==> flow/design.v <==
module spi_slave_interface #(
    parameter integer WIDTH = 16
)(
    input  logic clk,                
    input  logic rst,                
    input  logic sclk,              
    input  logic cs_n,              
    input  logic mosi,              
    output logic miso,              
    output logic wr_en,                             
    output logic [15:0] addr,                       
    output logic signed [WIDTH-1:0] wr_data,        
    input  logic signed [WIDTH-1:0] rd_data         
);
    typedef enum logic [1:0] {
        IDLE,
        SHIFT_IN,
        SHIFT_OUT
    } spi_state_t;
    spi_state_t state, next_state;
    logic [5:0] bit_count;
    logic [31:0] shift_reg;          
    logic [WIDTH-1:0] read_buffer;   
    logic [1:0] sclk_sync;
    logic sclk_rising, sclk_falling;
    always_ff @(posedge clk or posedge rst) begin
        if (rst) begin
            sclk_sync <= 2'b00;
        end else begin
            sclk_sync <= {sclk_sync[0], sclk};
        end
    end
    assign sclk_rising  = (sclk_sync == 2'b01);
    assign sclk_falling = (sclk_sync == 2'b10);
    always_ff @(posedge clk or posedge rst) begin
        if (rst) begin
            state <= IDLE;
        end else begin
            state <= next_state;
        end
    end
    always_comb begin
        next_state = state;
        case (state)
            IDLE: begin
                if (!cs_n) begin
                    next_state = SHIFT_IN;
                end
            end
            SHIFT_IN: begin
                if (bit_count == 6'd32) begin
                    next_state = SHIFT_OUT;
                end
            end
            SHIFT_OUT: begin
                if (cs_n) begin
                    next_state = IDLE;
                end
            end
            default: begin
                next_state = IDLE;
            end
        endcase
    end
    always_ff @(posedge clk or posedge rst) begin
        if (rst) begin
            shift_reg <= 32'd0;
            bit_count <= 6'd0;
        end else if (cs_n) begin
            shift_reg <= 32'd0;
            bit_count <= 6'd0;
        end else if (state == SHIFT_IN) begin
            if (sclk_rising) begin
                shift_reg <= {shift_reg[30:0], mosi};
                bit_count <= bit_count + 1;
            end
        end else if (state != SHIFT_IN) begin
            bit_count <= 6'd0;
        end
    end
    always_ff @(posedge clk or posedge rst) begin
        if (rst) begin
            wr_en   <= 1'b0;
            addr    <= 16'd0;
            wr_data <= '0;
        end else begin
            wr_en <= 1'b0;  
            if (state == SHIFT_IN && bit_count == 6'd32) begin
                addr    <= shift_reg[30:16];
                wr_data <= shift_reg[15:0];
                if (!shift_reg[31]) begin  
                    wr_en <= 1'b1;
                end
            end
        end
    end
    logic rd_pending;
    always_ff @(posedge clk or posedge rst) begin
        if (rst) begin
            rd_pending <= 1'b0;
        end else begin
            rd_pending <= (state == SHIFT_IN && bit_count == 6'd32 && shift_reg[31]);
        end
    end
    always_ff @(posedge clk or posedge rst) begin
        if (rst) begin
            read_buffer <= '0;
        end else begin
            if (rd_pending) begin
                read_buffer <= rd_data;
            end else if (state == SHIFT_OUT && sclk_falling) begin
                read_buffer <= {read_buffer[WIDTH-2:0], 1'b0};
            end
        end
    end
    always_ff @(posedge clk or posedge rst) begin
        if (rst) begin
            miso <= 1'b0;
        end else begin
            if (state == SHIFT_OUT && shift_reg[31]) begin
                miso <= read_buffer[WIDTH-1];
            end else begin
                miso <= 1'b0;
            end
        end
    end
endmodule
module parameter_register_file #(
    parameter integer WIDTH = 16,
    parameter integer NUM_NEURONS_LAYER_1 = 4,
    parameter integer NUM_NEURONS_LAYER_2 = 3
)(
    input  logic clk,
    input  logic rst,
    input  logic wr_en,
    input  logic [15:0] addr,
    input  logic signed [WIDTH-1:0] wr_data,
    output logic signed [WIDTH-1:0] rd_data,
    output logic signed [WIDTH-1:0] threshold,
    output logic signed [WIDTH-1:0] leak,
    output logic signed [WIDTH-1:0] reset_potential,
    output logic signed [WIDTH-1:0] refractory_cycles,
    output logic [NUM_NEURONS_LAYER_1-1:0][NUM_NEURONS_LAYER_2-1:0][WIDTH-1:0] synaptic_weights
);
    logic signed [WIDTH-1:0] threshold_reg, leak_reg, reset_reg, refractory_reg;
    logic [NUM_NEURONS_LAYER_1-1:0][NUM_NEURONS_LAYER_2-1:0][WIDTH-1:0] weight_mem;
    int w_idx, w_i, w_j;
    assign w_idx = addr - 16'h1000;
    assign w_i   = w_idx / NUM_NEURONS_LAYER_2;
    assign w_j   = w_idx % NUM_NEURONS_LAYER_2;
    always_ff @(posedge clk or posedge rst) begin
        if (rst) begin
            threshold_reg   <= 16'd1000;
            leak_reg        <= 16'd10;
            reset_reg       <= 16'd0;
            refractory_reg  <= 16'd10;
            for (int m = 0; m < NUM_NEURONS_LAYER_1; m++) begin
                for (int n = 0; n < NUM_NEURONS_LAYER_2; n++) begin
                    weight_mem[m][n] <= '0;
                end
            end
        end else if (wr_en) begin
            case (addr)
                16'h0000: threshold_reg  <= wr_data;
                16'h0001: leak_reg       <= wr_data;
                16'h0002: reset_reg      <= wr_data;
                16'h0003: refractory_reg <= wr_data;
                default: begin
                    if (addr >= 16'h1000 && addr < 16'h1000 + NUM_NEURONS_LAYER_1 * NUM_NEURONS_LAYER_2) begin
                        weight_mem[w_i][w_j] <= wr_data;
                    end
                end
            endcase
        end
    end
    always_comb begin
        case (addr)
            16'h0000: rd_data = threshold_reg;
            16'h0001: rd_data = leak_reg;
            16'h0002: rd_data = reset_reg;
            16'h0003: rd_data = refractory_reg;
            default: begin
                if (addr >= 16'h1000 && addr < 16'h1000 + NUM_NEURONS_LAYER_1 * NUM_NEURONS_LAYER_2) begin
                    rd_data = weight_mem[w_i][w_j];
                end else begin
                    rd_data = '0;
                end
            end
        endcase
    end
    assign threshold          = threshold_reg;
    assign leak               = leak_reg;
    assign reset_potential    = reset_reg;
    assign refractory_cycles  = refractory_reg;
    assign synaptic_weights   = weight_mem;
endmodule
module lif_neuron #(
    parameter integer WIDTH = 16
)(
    input  logic                      clk,
    input  logic                      rst,
    input  logic signed [WIDTH-1:0]   input_current,
    input  logic signed [WIDTH-1:0]   threshold,
    input  logic signed [WIDTH-1:0]   leak,
    input  logic signed [WIDTH-1:0]   reset_potential,
    input  logic signed [WIDTH-1:0]   refractory_cycles,
    output reg                        spike
);
    localparam signed [WIDTH-1:0] MAX_POTENTIAL = 2**(WIDTH-1) - 1;
    localparam signed [WIDTH-1:0] MIN_POTENTIAL = -(2**(WIDTH-1));
    logic signed [WIDTH-1:0] membrane_potential;
    logic [WIDTH-1:0] refractory_counter;
    logic in_refractory;
    logic signed [WIDTH:0] extended_sum;   
    logic signed [WIDTH-1:0] next_potential;
    logic spike_next;
    always_comb begin
        extended_sum = $signed(membrane_potential) + $signed(input_current) - $signed(leak);
        if (extended_sum > MAX_POTENTIAL)
            next_potential = MAX_POTENTIAL;
        else if (extended_sum < MIN_POTENTIAL)
            next_potential = MIN_POTENTIAL;
        else
            next_potential = extended_sum[WIDTH-1:0];
        spike_next = (!in_refractory && next_potential >= threshold);
    end
    always_ff @(posedge clk or posedge rst) begin
        if (rst) begin
            membrane_potential <= 0;
            spike <= 0;
            refractory_counter <= 0;
            in_refractory <= 0;
        end else begin
            spike <= 0;
            if (in_refractory) begin
                if (refractory_counter == 0)
                    in_refractory <= 0;
                else
                    refractory_counter <= refractory_counter - 1;
            end else begin
                if (spike_next) begin
                    spike <= 1;
                    membrane_potential <= reset_potential;
                    in_refractory <= 1;
                    refractory_counter <= refractory_cycles - 1;
                end else begin
                    membrane_potential <= next_potential;
                end
            end
        end
    end
endmodule
module fully_connected_neural_network #(
    parameter integer WIDTH = 16,
    parameter integer NUM_NEURONS_LAYER_1 = 4,
    parameter integer NUM_NEURONS_LAYER_2 = 3
)(
    input  logic clk,
    input  logic rst,
    input  logic signed [WIDTH-1:0] input_current,
    input  logic signed [WIDTH-1:0] threshold,
    input  logic signed [WIDTH-1:0] leak,
    input  logic signed [WIDTH-1:0] reset_potential,
    input  logic signed [WIDTH-1:0] refractory_cycles,
    input  logic [NUM_NEURONS_LAYER_1-1:0][NUM_NEURONS_LAYER_2-1:0][WIDTH-1:0] synaptic_weights,
    output logic [NUM_NEURONS_LAYER_2-1:0] spikes_layer_2
);
    logic spike_layer_1 [NUM_NEURONS_LAYER_1-1:0];
    logic signed [WIDTH-1:0] input_current_layer_2 [NUM_NEURONS_LAYER_2-1:0];
    logic spike_layer_2_int [NUM_NEURONS_LAYER_2-1:0];
    genvar i;
    generate
        for (i = 0; i < NUM_NEURONS_LAYER_1; i++) begin : layer_1_neurons
            lif_neuron #(
                .WIDTH(WIDTH)
            ) neuron_layer_1 (
                .clk(clk),
                .rst(rst),
                .input_current(input_current),
                .threshold(threshold),
                .leak(leak),
                .reset_potential(reset_potential),
                .refractory_cycles(refractory_cycles),
                .spike(spike_layer_1[i])
            );
        end
    endgenerate
    always_comb begin
        integer j, k;
        for (j = 0; j < NUM_NEURONS_LAYER_2; j++) begin
            input_current_layer_2[j] = 0;
            for (k = 0; k < NUM_NEURONS_LAYER_1; k++) begin
                if (spike_layer_1[k]) begin
                    input_current_layer_2[j] += synaptic_weights[k][j];
                end
            end
        end
    end
    generate
        for (i = 0; i < NUM_NEURONS_LAYER_2; i++) begin : layer_2_neurons
            lif_neuron #(
                .WIDTH(WIDTH)
            ) neuron_layer_2 (
                .clk(clk),
                .rst(rst),
                .input_current(input_current_layer_2[i]),
                .threshold(threshold),
                .leak(leak),
                .reset_potential(reset_potential),
                .refractory_cycles(refractory_cycles),
                .spike(spike_layer_2_int[i])
            );
        end
    endgenerate
    always_ff @(posedge clk or posedge rst) begin
        if (rst) begin
            spikes_layer_2 <= '0;
        end else begin
            for (int s = 0; s < NUM_NEURONS_LAYER_2; s++) begin
                spikes_layer_2[s] <= spike_layer_2_int[s];
            end
        end
    end
endmodule
module top #(
    parameter integer WIDTH = 16,
    parameter integer NUM_NEURONS_LAYER_1 = 4,
    parameter integer NUM_NEURONS_LAYER_2 = 3
)(
    input  logic clk,
    input  logic rst,
    input  logic sclk,
    input  logic cs_n,
    input  logic mosi,
    output logic miso,
    input  logic signed [WIDTH-1:0] input_current,
    output logic [NUM_NEURONS_LAYER_2-1:0] spikes
);
    logic wr_en;
    logic [15:0] addr;
    logic signed [WIDTH-1:0] wr_data;
    logic signed [WIDTH-1:0] rd_data;
    logic signed [WIDTH-1:0] threshold;
    logic signed [WIDTH-1:0] leak;
    logic signed [WIDTH-1:0] reset_potential;
    logic signed [WIDTH-1:0] refractory_cycles;
    logic [NUM_NEURONS_LAYER_1-1:0][NUM_NEURONS_LAYER_2-1:0][WIDTH-1:0] synaptic_weights;
    spi_slave_interface #(
        .WIDTH(WIDTH)
    ) spi_inst (
        .clk(clk),
        .rst(rst),
        .sclk(sclk),
        .cs_n(cs_n),
        .mosi(mosi),
        .miso(miso),
        .wr_en(wr_en),
        .addr(addr),
        .wr_data(wr_data),
        .rd_data(rd_data)
    );
    parameter_register_file #(
        .WIDTH(WIDTH),
        .NUM_NEURONS_LAYER_1(NUM_NEURONS_LAYER_1),
        .NUM_NEURONS_LAYER_2(NUM_NEURONS_LAYER_2)
    ) reg_file (
        .clk(clk),
        .rst(rst),
        .wr_en(wr_en),
        .addr(addr),
        .wr_data(wr_data),
        .rd_data(rd_data),
        .threshold(threshold),
        .leak(leak),
        .reset_potential(reset_potential),
        .refractory_cycles(refractory_cycles),
        .synaptic_weights(synaptic_weights)
    );
    fully_connected_neural_network #(
        .WIDTH(WIDTH),
        .NUM_NEURONS_LAYER_1(NUM_NEURONS_LAYER_1),
        .NUM_NEURONS_LAYER_2(NUM_NEURONS_LAYER_2)
    ) nn_inst (
        .clk(clk),
        .rst(rst),
        .input_current(input_current),
        .threshold(threshold),
        .leak(leak),
        .reset_potential(reset_potential),
        .refractory_cycles(refractory_cycles),
        .synaptic_weights(synaptic_weights),
        .spikes_layer_2(spikes)
    );
endmodule
Hand-over note for top

From RTL to reports: top
Each step is given for the RTL above and for the edited RTL.
Lines under "orig" count in the file above, lines under "edited" in the edited file.
"change": "edited" minus "orig" as printed here.
Operators carry their Yosys type and port widths (W data, S select, Z words).
Library cell names are shortened.
{"block": "setup", "top": "top", "clk_port": "clk", "cell_library": "sky130hd", "lib_corner": "tt_025C_1v80"}

Diff
Unified diff, file above to edited file.
This change comes from a script, not from a designer. The edited design behaves differently; no optimisation was intended.
begin of diff
@@ -223,5 +223,5 @@
         else
             next_potential = extended_sum[WIDTH-1:0];
-        spike_next = (!in_refractory && next_potential >= threshold);
+        spike_next = (!in_refractory && (next_potential == threshold));
     end
     always_ff @(posedge clk or posedge rst) begin
end of diff

Word-level counts
Counts by Yosys on the flattened word-level netlist (proc, flatten, opt, wreduce). Print and check cells are left out. Cells with the same type and inputs are merged into one.
{"block": "op_classes", "element": "addsub", "orig": 35, "edited": 35, "change": 0}
{"block": "op_classes", "element": "n_mul", "orig": 1, "edited": 1, "change": 0}
{"block": "op_classes", "element": "div", "orig": 2, "edited": 2, "change": 0}
{"block": "op_classes", "element": "n_cmp", "orig": 23, "edited": 16, "change": -7}
{"block": "op_classes", "element": "equal", "orig": 20, "edited": 27, "change": 7}
{"block": "op_classes", "element": "n_shift", "orig": 3, "edited": 3, "change": 0}
{"block": "op_classes", "element": "mux", "orig": 100, "edited": 100, "change": 0}
{"block": "op_classes", "element": "n_logic", "orig": 4, "edited": 4, "change": 0}
{"block": "op_classes", "element": "n_reduce_logical", "orig": 55, "edited": 55, "change": 0}
{"block": "op_table", "op": "$ge A16 B16 Y1", "orig": 7, "edited": 0, "change": -7}
{"block": "op_table", "op": "$eq A16 B16 Y1", "orig": 0, "edited": 7, "change": 7}
Operator kinds equal on both sides are left out: 47.
{"block": "word_totals", "element": "ff_bits", "orig": 589, "edited": 589, "change": 0}
{"block": "word_totals", "element": "inputBits", "orig": 21, "edited": 21, "change": 0}
{"block": "word_totals", "element": "output_inout_bits", "orig": 4, "edited": 4, "change": 0}
{"block": "word_totals", "element": "wordCells", "orig": 287, "edited": 287, "change": 0}

Longest topological paths
Depth = most cells in a row (Yosys ltp): at word level without a register or memory, in the mapped netlist without a sequential cell, where the memories' decode and read muxes count.
{"block": "logic_depth", "element": "word_depth", "orig": 16, "edited": 16, "change": 0}
{"block": "logic_depth", "element": "ABC_AREA", "orig": "0", "edited": "0"}
{"block": "logic_depth", "element": "ltp_mapped", "orig": 75, "edited": 74, "change": -1}
{"block": "logic_depth", "element": "depth_no_buf", "orig": 66, "edited": 65, "change": -1}

Netlist
Yosys stat after the flow's synthesis: flattened, memories mapped to cells. It holds for the ABC_AREA given above (unset counts as 0); a run with the other value may have another netlist.
{"block": "types", "type": "a21oi_1", "orig": 512, "edited": 373, "change": -139}
{"block": "types", "type": "o21ai_0", "orig": 441, "edited": 317, "change": -124}
{"block": "types", "type": "ha_1", "orig": 467, "edited": 355, "change": -112}
{"block": "types", "type": "nor3_1", "orig": 50, "edited": 131, "change": 81}
{"block": "types", "type": "a222oi_1", "orig": 0, "edited": 61, "change": 61}
{"block": "types", "type": "clkbuf_1", "orig": 187, "edited": 247, "change": 60}
{"block": "types", "type": "nand3_1", "orig": 139, "edited": 83, "change": -56}
{"block": "types", "type": "xnor2_1", "orig": 286, "edited": 340, "change": 54}
{"block": "types", "type": "a221oi_1", "orig": 17, "edited": 69, "change": 52}
{"block": "types", "type": "mux2i_1", "orig": 161, "edited": 110, "change": -51}
{"block": "types", "type": "mux2_4", "orig": 72, "edited": 21, "change": -51}
{"block": "types", "type": "or3_1", "orig": 25, "edited": 75, "change": 50}
{"block": "types", "type": "o2bb2ai_1", "orig": 0, "edited": 49, "change": 49}
{"block": "types", "type": "o22ai_1", "orig": 74, "edited": 26, "change": -48}
{"block": "types", "type": "maj3_1", "orig": 0, "edited": 47, "change": 47}
{"block": "types", "type": "nor3b_1", "orig": 52, "edited": 12, "change": -40}
{"block": "types", "type": "xor2_1", "orig": 72, "edited": 109, "change": 37}
{"block": "types", "type": "a211oi_1", "orig": 14, "edited": 46, "change": 32}
Cell types equal on both sides are left out: 13.
The list need not be complete.
{"block": "mapped", "element": "cell_count", "orig": 5650, "edited": 5776, "change": 126}
{"block": "mapped", "element": "synth_area_um2", "orig": 51580.7, "edited": 52295.2, "change": 714.5}
{"block": "mapped", "element": "sequential_area_um2", "orig": 14777.9, "edited": 14777.9, "change": 0.0}
{"block": "mapped", "element": "flip_flops", "orig": 590, "edited": 590, "change": 0}
{"block": "mapped", "element": "buffers", "orig": 261, "edited": 312, "change": 51}
The figures by module come from a second, unflattened synthesis with its own total; it is not the netlist above.
{"block": "unflattened", "element": "hier_cells", "orig": 6888, "edited": 6965, "change": 77}
{"block": "unflattened", "element": "hier_area_um2", "orig": 59040.4, "edited": 60389.2, "change": 1348.8}
Rows give one instance, submodules left out.
{"block": "by_module_orig", "mod": "lif_neuron #(WIDTH=16)", "n_inst": 7, "cells": 505, "area_um2": 4070.2, "mod_seq_area_um2": 850.8}
{"block": "by_module_orig", "mod": "parameter_register_file", "n_inst": 1, "cells": 1927, "area_um2": 18858.1, "mod_seq_area_um2": 6418.7}
{"block": "by_module_orig", "mod": "fully_connected_neural_network", "n_inst": 1, "cells": 1088, "area_um2": 7822.5, "mod_seq_area_um2": 75.1}
{"block": "by_module_orig", "mod": "spi_slave_interface #(WIDTH=16)", "n_inst": 1, "cells": 338, "area_um2": 3868.7, "mod_seq_area_um2": 2328.5}
{"block": "by_module_orig", "mod": "top", "n_inst": 1, "cells": 0, "area_um2": 0.0, "mod_seq_area_um2": 0.0}
{"block": "by_module_edited", "mod": "lif_neuron #(WIDTH=16)", "n_inst": 7, "cells": 516, "area_um2": 4262.8, "mod_seq_area_um2": 850.8}
{"block": "by_module_edited", "mod": "parameter_register_file", "n_inst": 1, "cells": 1927, "area_um2": 18858.1, "mod_seq_area_um2": 6418.7}
{"block": "by_module_edited", "mod": "fully_connected_neural_network", "n_inst": 1, "cells": 1088, "area_um2": 7822.5, "mod_seq_area_um2": 75.1}
{"block": "by_module_edited", "mod": "spi_slave_interface #(WIDTH=16)", "n_inst": 1, "cells": 338, "area_um2": 3868.7, "mod_seq_area_um2": 2328.5}
{"block": "by_module_edited", "mod": "top", "n_inst": 1, "cells": 0, "area_um2": 0.0, "mod_seq_area_um2": 0.0}

Timing after synthesis
Source: OpenSTA report_checks on the synthesized netlist (no wires, ideal clock, input and output delay 20% of the period each), path of least setup slack; recovery checks are left aside. Register names are those of the netlist, which keeps one name where synthesis merged equal registers.
{"block": "synth_path", "element": "kind", "orig": "flip-flop to flip-flop", "edited": "flip-flop to flip-flop"}
{"block": "synth_path", "element": "from", "orig": "register spi_inst.addr[0]", "edited": "register spi_inst.addr[12]"}
{"block": "synth_path", "element": "to", "orig": "register reg_file.weight_mem", "edited": "register reg_file.weight_mem"}
{"block": "synth_path", "element": "tclk_ns", "orig": 14.0, "edited": 14.0, "change": 0.0}
{"block": "synth_path", "element": "setup_time_ns", "orig": 0.128, "edited": 0.125, "change": -0.003}
{"block": "synth_path", "element": "launch_ns", "orig": 0.000, "edited": 0.000, "change": 0.000}
{"block": "synth_path", "element": "arrival_ns", "orig": 13.207, "edited": 14.247, "change": 1.040}
{"block": "synth_path", "element": "required_ns", "orig": 13.872, "edited": 13.875, "change": 0.003}
{"block": "synth_path", "element": "setup_slack_ns", "orig": 0.665, "edited": -0.372, "change": -1.037}
{"block": "synth_path", "element": "delay_ns", "orig": 13.335, "edited": 14.372, "change": 1.037}
{"block": "synth_path", "element": "driving_pins", "orig": 70, "edited": 69, "change": -1}
{"block": "synth_path", "element": "n_path_buf", "orig": 7, "edited": 7, "change": 0}
{"block": "synth_path", "element": "synth_period_reached_ns", "orig": 13.335, "edited": 14.372, "change": 1.037}
"delay_ns" is the arrival time less input delay plus setup time.
"driving_pins": output pins that drive a net of the path, with the launching flip-flop's if there is one; two outputs of one cell count as two.
"synth_period_reached_ns" is the clock period less the worst setup slack; recovery checks do not enter. This is arithmetic on one report: input and output delays are still those of the set period (20% each).
An end named without its bit number is one bit of that signal or, where synthesis recoded a state register, one of its new flip-flops.
Between the ends stands the longest chain of elaborated cells between them, by number of cells; it is not shown to be the way that was timed. Of several equally long chains one is given.
Each line given opens the expression or statement behind the cell; cells for indexed reads and writes are added by Yosys, which also makes memories of some case tables.
{"block": "synth_between_orig", "path_cell_list": "dfrtp_1 -> inv_1 -> ha_1 -> or3b_2 -> o31ai_1 -> a221oi_1 -> a221o_1 -> a221oi_2 -> buf_4 -> nand3_1 -> o311a_1 -> and2_4 -> o21ai_2 -> o21ai_2 -> a21oi_4 -> inv_2 -> ha_1 -> inv_1 -> [34 not listed] -> nor2b_1 -> xnor2_1 -> ha_1 -> o211ai_1 -> o21ai_0 -> a21o_1 -> a21oi_1 -> xnor2_1 -> o41ai_1 -> nor4_1 -> o211ai_1 -> a311o_1 -> nor4_2 -> buf_6 -> and4_1 -> buf_4 -> buf_8 -> mux2_1", "elab_chain_len": 9, "cells_between": 21, "cone_classes": "3 x add/sub; 1 x mul; 2 x div; 2 x compare; 3 x eq/ne; 2 x shift; 4 x logic; 4 x reduce/logical"}
{"block": "synth_lines_orig", "element": "start, declared", "line_no": 11, "source": "output logic [15:0] addr,"}
{"block": "synth_lines_orig", "element": "start, assigned", "line_no": 84, "source": "addr    <= 16'd0;"}
{"block": "synth_lines_orig", "element": "start, assigned", "line_no": 89, "source": "addr    <= shift_reg[30:16];"}
{"block": "synth_lines_orig", "element": "$sub A15 B13 Y16", "line_no": 148, "source": "assign w_idx = addr - 16'h1000;"}
{"block": "synth_lines_orig", "element": "$div A32 B3 Y32", "line_no": 149, "source": "assign w_i   = w_idx / NUM_NEURONS_LAYER_2;"}
{"block": "synth_lines_orig", "element": "$mul A32 B3 Y28", "line_no": 170, "source": "weight_mem[w_i][w_j] <= wr_data;"}
{"block": "synth_lines_orig", "element": "$add A32 B32 Y32", "line_no": 170}
{"block": "synth_lines_orig", "element": "$neg A32 Y33", "line_no": 170}
{"block": "synth_lines_orig", "element": "$shift A16 B33 Y192", "line_no": 170}
{"block": "synth_lines_orig", "element": "$not A192 Y192", "line_no": 170}
{"block": "synth_lines_orig", "element": "$and A192 B192 Y192", "line_no": 170}
{"block": "synth_lines_orig", "element": "$or A192 B192 Y192", "line_no": 170}
{"block": "synth_lines_orig", "element": "end, assigned", "line_no": 159, "source": "weight_mem[m][n] <= '0;"}
{"block": "synth_lines_orig", "element": "end, assigned", "line_no": 170}
{"block": "synth_lines_orig", "element": "end, declared", "line_no": 146, "source": "logic [NUM_NEURONS_LAYER_1-1:0][NUM_NEURONS_LAYER_2-1:0][WIDTH-1:0] weight_mem;"}
{"block": "synth_between_edited", "path_cell_list": "dfrtp_1 -> clkbuf_1 -> inv_1 -> ha_1 -> ha_1 -> clkbuf_1 -> nor4b_1 -> a21oi_1 -> o31a_1 -> or3_1 -> o311ai_0 -> a21oi_2 -> a211oi_1 -> a2111oi_4 -> a221oi_1 -> a41oi_4 -> and2_4 -> inv_4 -> [33 not listed] -> nor2_1 -> ha_1 -> clkbuf_1 -> a21o_1 -> a21o_1 -> or3_1 -> a221oi_1 -> o21ai_0 -> xor2_1 -> or3_1 -> or3_1 -> or4_1 -> a21oi_1 -> nand2_1 -> or4_1 -> buf_4 -> buf_8 -> mux2_4", "elab_chain_len": 9, "cells_between": 21, "cone_classes": "3 x add/sub; 1 x mul; 2 x div; 2 x compare; 3 x eq/ne; 2 x shift; 4 x logic; 4 x reduce/logical"}
{"block": "synth_lines_edited", "element": "start, declared", "line_no": 11, "source": "output logic [15:0] addr,"}
{"block": "synth_lines_edited", "element": "start, assigned", "line_no": 84, "source": "addr    <= 16'd0;"}
{"block": "synth_lines_edited", "element": "start, assigned", "line_no": 89, "source": "addr    <= shift_reg[30:16];"}
{"block": "synth_lines_edited", "element": "$sub A15 B13 Y16", "line_no": 148, "source": "assign w_idx = addr - 16'h1000;"}
{"block": "synth_lines_edited", "element": "$div A32 B3 Y32", "line_no": 149, "source": "assign w_i   = w_idx / NUM_NEURONS_LAYER_2;"}
{"block": "synth_lines_edited", "element": "$mul A32 B3 Y28", "line_no": 170, "source": "weight_mem[w_i][w_j] <= wr_data;"}
{"block": "synth_lines_edited", "element": "$add A32 B32 Y32", "line_no": 170}
{"block": "synth_lines_edited", "element": "$neg A32 Y33", "line_no": 170}
{"block": "synth_lines_edited", "element": "$shift A16 B33 Y192", "line_no": 170}
{"block": "synth_lines_edited", "element": "$not A192 Y192", "line_no": 170}
{"block": "synth_lines_edited", "element": "$and A192 B192 Y192", "line_no": 170}
{"block": "synth_lines_edited", "element": "$or A192 B192 Y192", "line_no": 170}
{"block": "synth_lines_edited", "element": "end, assigned", "line_no": 159, "source": "weight_mem[m][n] <= '0;"}
{"block": "synth_lines_edited", "element": "end, assigned", "line_no": 170}
{"block": "synth_lines_edited", "element": "end, declared", "line_no": 146, "source": "logic [NUM_NEURONS_LAYER_1-1:0][NUM_NEURONS_LAYER_2-1:0][WIDTH-1:0] weight_mem;"}

Timing after layout
From the final timing report of the runs of pair 1: the path of least setup slack in the routed layout; clock arrival at registers is part of the times.
{"block": "layout_path", "element": "kind", "orig": "flip-flop to flip-flop", "edited": "flip-flop to flip-flop"}
{"block": "layout_path", "element": "from", "orig": "register spi_inst.addr[0]", "edited": "register spi_inst.addr[2]"}
{"block": "layout_path", "element": "to", "orig": "register reg_file.weight_mem", "edited": "register reg_file.weight_mem"}
{"block": "layout_path", "element": "tclk_ns", "orig": 13.4, "edited": 13.4, "change": 0.0}
{"block": "layout_path", "element": "setup_time_ns", "orig": 0.11, "edited": 0.11, "change": 0.00}
{"block": "layout_path", "element": "launch_ns", "orig": 0.64, "edited": 0.64, "change": 0.00}
{"block": "layout_path", "element": "arrival_ns", "orig": 13.05, "edited": 13.24, "change": 0.19}
{"block": "layout_path", "element": "required_ns", "orig": 13.93, "edited": 13.93, "change": 0.00}
{"block": "layout_path", "element": "setup_slack_ns", "orig": 0.88, "edited": 0.69, "change": -0.19}
{"block": "layout_path", "element": "driving_pins", "orig": 63, "edited": 66, "change": 3}
{"block": "layout_path", "element": "n_path_buf", "orig": 6, "edited": 9, "change": 3}
An end named without its bit number is one bit of that signal or, where synthesis recoded a state register, one of its new flip-flops.
Between the ends stands the longest chain of elaborated cells between them, by number of cells; it is not shown to be the way that was timed. Of several equally long chains one is given.
{"block": "layout_between_orig", "path_cell_list": "dfrtp_1 -> inv_1 -> ha_2 -> or3b_2 -> o31ai_2 -> buf_4 -> a221oi_1 -> a221o_1 -> buf_4 -> a221o_2 -> buf_4 -> o21a_2 -> nor2_2 -> o21ai_1 -> a21oi_4 -> inv_2 -> ha_1 -> inv_1 -> [27 not listed] -> xnor2_1 -> ha_1 -> o21ai_0 -> a31oi_1 -> nor4_1 -> o21ai_1 -> a21o_1 -> a21oi_1 -> xnor2_1 -> o41ai_2 -> nor4_1 -> o211ai_1 -> a311o_1 -> nor4_4 -> buf_12 -> and4_1 -> buf_12 -> mux2_2", "elab_chain_len": 9, "cells_between": 21, "cone_classes": "3 x add/sub; 1 x mul; 2 x div; 2 x compare; 3 x eq/ne; 2 x shift; 4 x logic; 4 x reduce/logical"}
{"block": "layout_lines_orig", "element": "start, declared", "line_no": 11, "source": "output logic [15:0] addr,"}
{"block": "layout_lines_orig", "element": "start, assigned", "line_no": 84, "source": "addr    <= 16'd0;"}
{"block": "layout_lines_orig", "element": "start, assigned", "line_no": 89, "source": "addr    <= shift_reg[30:16];"}
{"block": "layout_lines_orig", "element": "$sub A15 B13 Y16", "line_no": 148, "source": "assign w_idx = addr - 16'h1000;"}
{"block": "layout_lines_orig", "element": "$div A32 B3 Y32", "line_no": 149, "source": "assign w_i   = w_idx / NUM_NEURONS_LAYER_2;"}
{"block": "layout_lines_orig", "element": "$mul A32 B3 Y28", "line_no": 170, "source": "weight_mem[w_i][w_j] <= wr_data;"}
{"block": "layout_lines_orig", "element": "$add A32 B32 Y32", "line_no": 170}
{"block": "layout_lines_orig", "element": "$neg A32 Y33", "line_no": 170}
{"block": "layout_lines_orig", "element": "$shift A16 B33 Y192", "line_no": 170}
{"block": "layout_lines_orig", "element": "$not A192 Y192", "line_no": 170}
{"block": "layout_lines_orig", "element": "$and A192 B192 Y192", "line_no": 170}
{"block": "layout_lines_orig", "element": "$or A192 B192 Y192", "line_no": 170}
{"block": "layout_lines_orig", "element": "end, assigned", "line_no": 159, "source": "weight_mem[m][n] <= '0;"}
{"block": "layout_lines_orig", "element": "end, assigned", "line_no": 170}
{"block": "layout_lines_orig", "element": "end, declared", "line_no": 146, "source": "logic [NUM_NEURONS_LAYER_1-1:0][NUM_NEURONS_LAYER_2-1:0][WIDTH-1:0] weight_mem;"}
{"block": "layout_between_edited", "path_cell_list": "dfrtp_2 -> buf_4 -> nor4b_4 -> nand4_1 -> buf_4 -> a211o_1 -> a211oi_1 -> a211o_1 -> a211oi_4 -> buf_12 -> and2_2 -> o221a_4 -> a22o_1 -> a41oi_4 -> and2_4 -> inv_4 -> ha_2 -> clkinv_2 -> [30 not listed] -> o21ai_1 -> nand2b_1 -> and2_1 -> and3_1 -> a221oi_2 -> buf_4 -> xor2_2 -> nand3_1 -> or3_1 -> or3_1 -> or4_4 -> a21oi_2 -> nand4b_1 -> buf_4 -> nor4_4 -> buf_4 -> clkbuf_16 -> mux2_2", "elab_chain_len": 9, "cells_between": 21, "cone_classes": "3 x add/sub; 1 x mul; 2 x div; 2 x compare; 3 x eq/ne; 2 x shift; 4 x logic; 4 x reduce/logical"}
{"block": "layout_lines_edited", "element": "start, declared", "line_no": 11, "source": "output logic [15:0] addr,"}
{"block": "layout_lines_edited", "element": "start, assigned", "line_no": 84, "source": "addr    <= 16'd0;"}
{"block": "layout_lines_edited", "element": "start, assigned", "line_no": 89, "source": "addr    <= shift_reg[30:16];"}
{"block": "layout_lines_edited", "element": "$sub A15 B13 Y16", "line_no": 148, "source": "assign w_idx = addr - 16'h1000;"}
{"block": "layout_lines_edited", "element": "$div A32 B3 Y32", "line_no": 149, "source": "assign w_i   = w_idx / NUM_NEURONS_LAYER_2;"}
{"block": "layout_lines_edited", "element": "$mul A32 B3 Y28", "line_no": 170, "source": "weight_mem[w_i][w_j] <= wr_data;"}
{"block": "layout_lines_edited", "element": "$add A32 B32 Y32", "line_no": 170}
{"block": "layout_lines_edited", "element": "$neg A32 Y33", "line_no": 170}
{"block": "layout_lines_edited", "element": "$shift A16 B33 Y192", "line_no": 170}
{"block": "layout_lines_edited", "element": "$not A192 Y192", "line_no": 170}
{"block": "layout_lines_edited", "element": "$and A192 B192 Y192", "line_no": 170}
{"block": "layout_lines_edited", "element": "$or A192 B192 Y192", "line_no": 170}
{"block": "layout_lines_edited", "element": "end, assigned", "line_no": 159, "source": "weight_mem[m][n] <= '0;"}
{"block": "layout_lines_edited", "element": "end, assigned", "line_no": 170}
{"block": "layout_lines_edited", "element": "end, declared", "line_no": 146, "source": "logic [NUM_NEURONS_LAYER_1-1:0][NUM_NEURONS_LAYER_2-1:0][WIDTH-1:0] weight_mem;"}

Flow runs
Both versions went through the flow (Yosys, OpenROAD) with the same settings in each pair. Constraints: input delay and output delay 20% of the set period each, output load 0.01 pF.
{"block": "flow_settings_pair_1", "CORE_UTILIZATION": 40, "period_ns": 13.4, "CAP_MARGIN": 20, "CORE_MARGIN": 2, "SLEW_MARGIN": 20}
{"block": "measured_pair_1", "element": "yosys.chip_area_um2", "orig": 51580.7, "edited": 52295.2, "change": 714.5}
{"block": "measured_pair_1", "element": "design.die.area_um2", "orig": 131842.0, "edited": 133645.0, "change": 1803.0}
{"block": "measured_pair_1", "element": "finalUtil_frac", "orig": 0.447, "edited": 0.45, "change": 0.003}
{"block": "measured_pair_1", "element": "ws_setup_ns", "orig": 0.882, "edited": 0.685, "change": -0.197}
{"block": "measured_pair_1", "element": "setupTns_ns", "orig": 0.000, "edited": 0.000, "change": 0.000}
{"block": "measured_pair_1", "element": "hold_worst_slack_ns", "orig": 0.348, "edited": 0.359, "change": 0.011}
{"block": "measured_pair_1", "element": "clock_period_reached_ns", "orig": 12.518, "edited": 12.715, "change": 0.197}
{"block": "flow_settings_pair_2", "CAP_MARGIN": 10, "CELL_PAD_IN_SITES_GLOBAL_PLACEMENT": 3, "CORE_ASPECT_RATIO": 1.74, "CORE_MARGIN": 8, "CORE_UTILIZATION": 29, "CTS_CLUSTER_DIAMETER": 207, "MAX_ROUTING_LAYER": "met4", "PLACE_DENSITY_LB_ADDON": 0.03, "SETUP_SLACK_MARGIN": 1.71, "SLEW_MARGIN": 10, "period_ns": 15.3}
{"block": "measured_pair_2", "element": "yosys.chip_area_um2", "orig": 51580.7, "edited": 52295.2, "change": 714.5}
{"block": "measured_pair_2", "element": "design.die.area_um2", "orig": 192138.0, "edited": 194695.0, "change": 2557.0}
{"block": "measured_pair_2", "element": "finalUtil_frac", "orig": 0.331, "edited": 0.333, "change": 0.002}
{"block": "measured_pair_2", "element": "ws_setup_ns", "orig": 2.393, "edited": 2.167, "change": -0.226}
{"block": "measured_pair_2", "element": "setupTns_ns", "orig": 0.000, "edited": 0.000, "change": 0.000}
{"block": "measured_pair_2", "element": "hold_worst_slack_ns", "orig": 0.376, "edited": 0.352, "change": -0.024}
{"block": "measured_pair_2", "element": "clock_period_reached_ns", "orig": 12.907, "edited": 13.133, "change": 0.226}
"clock_period_reached_ns" means the clock period less the worst setup slack. The figure is calculated, with input and output delays left at 20% of the set period.

End of note.
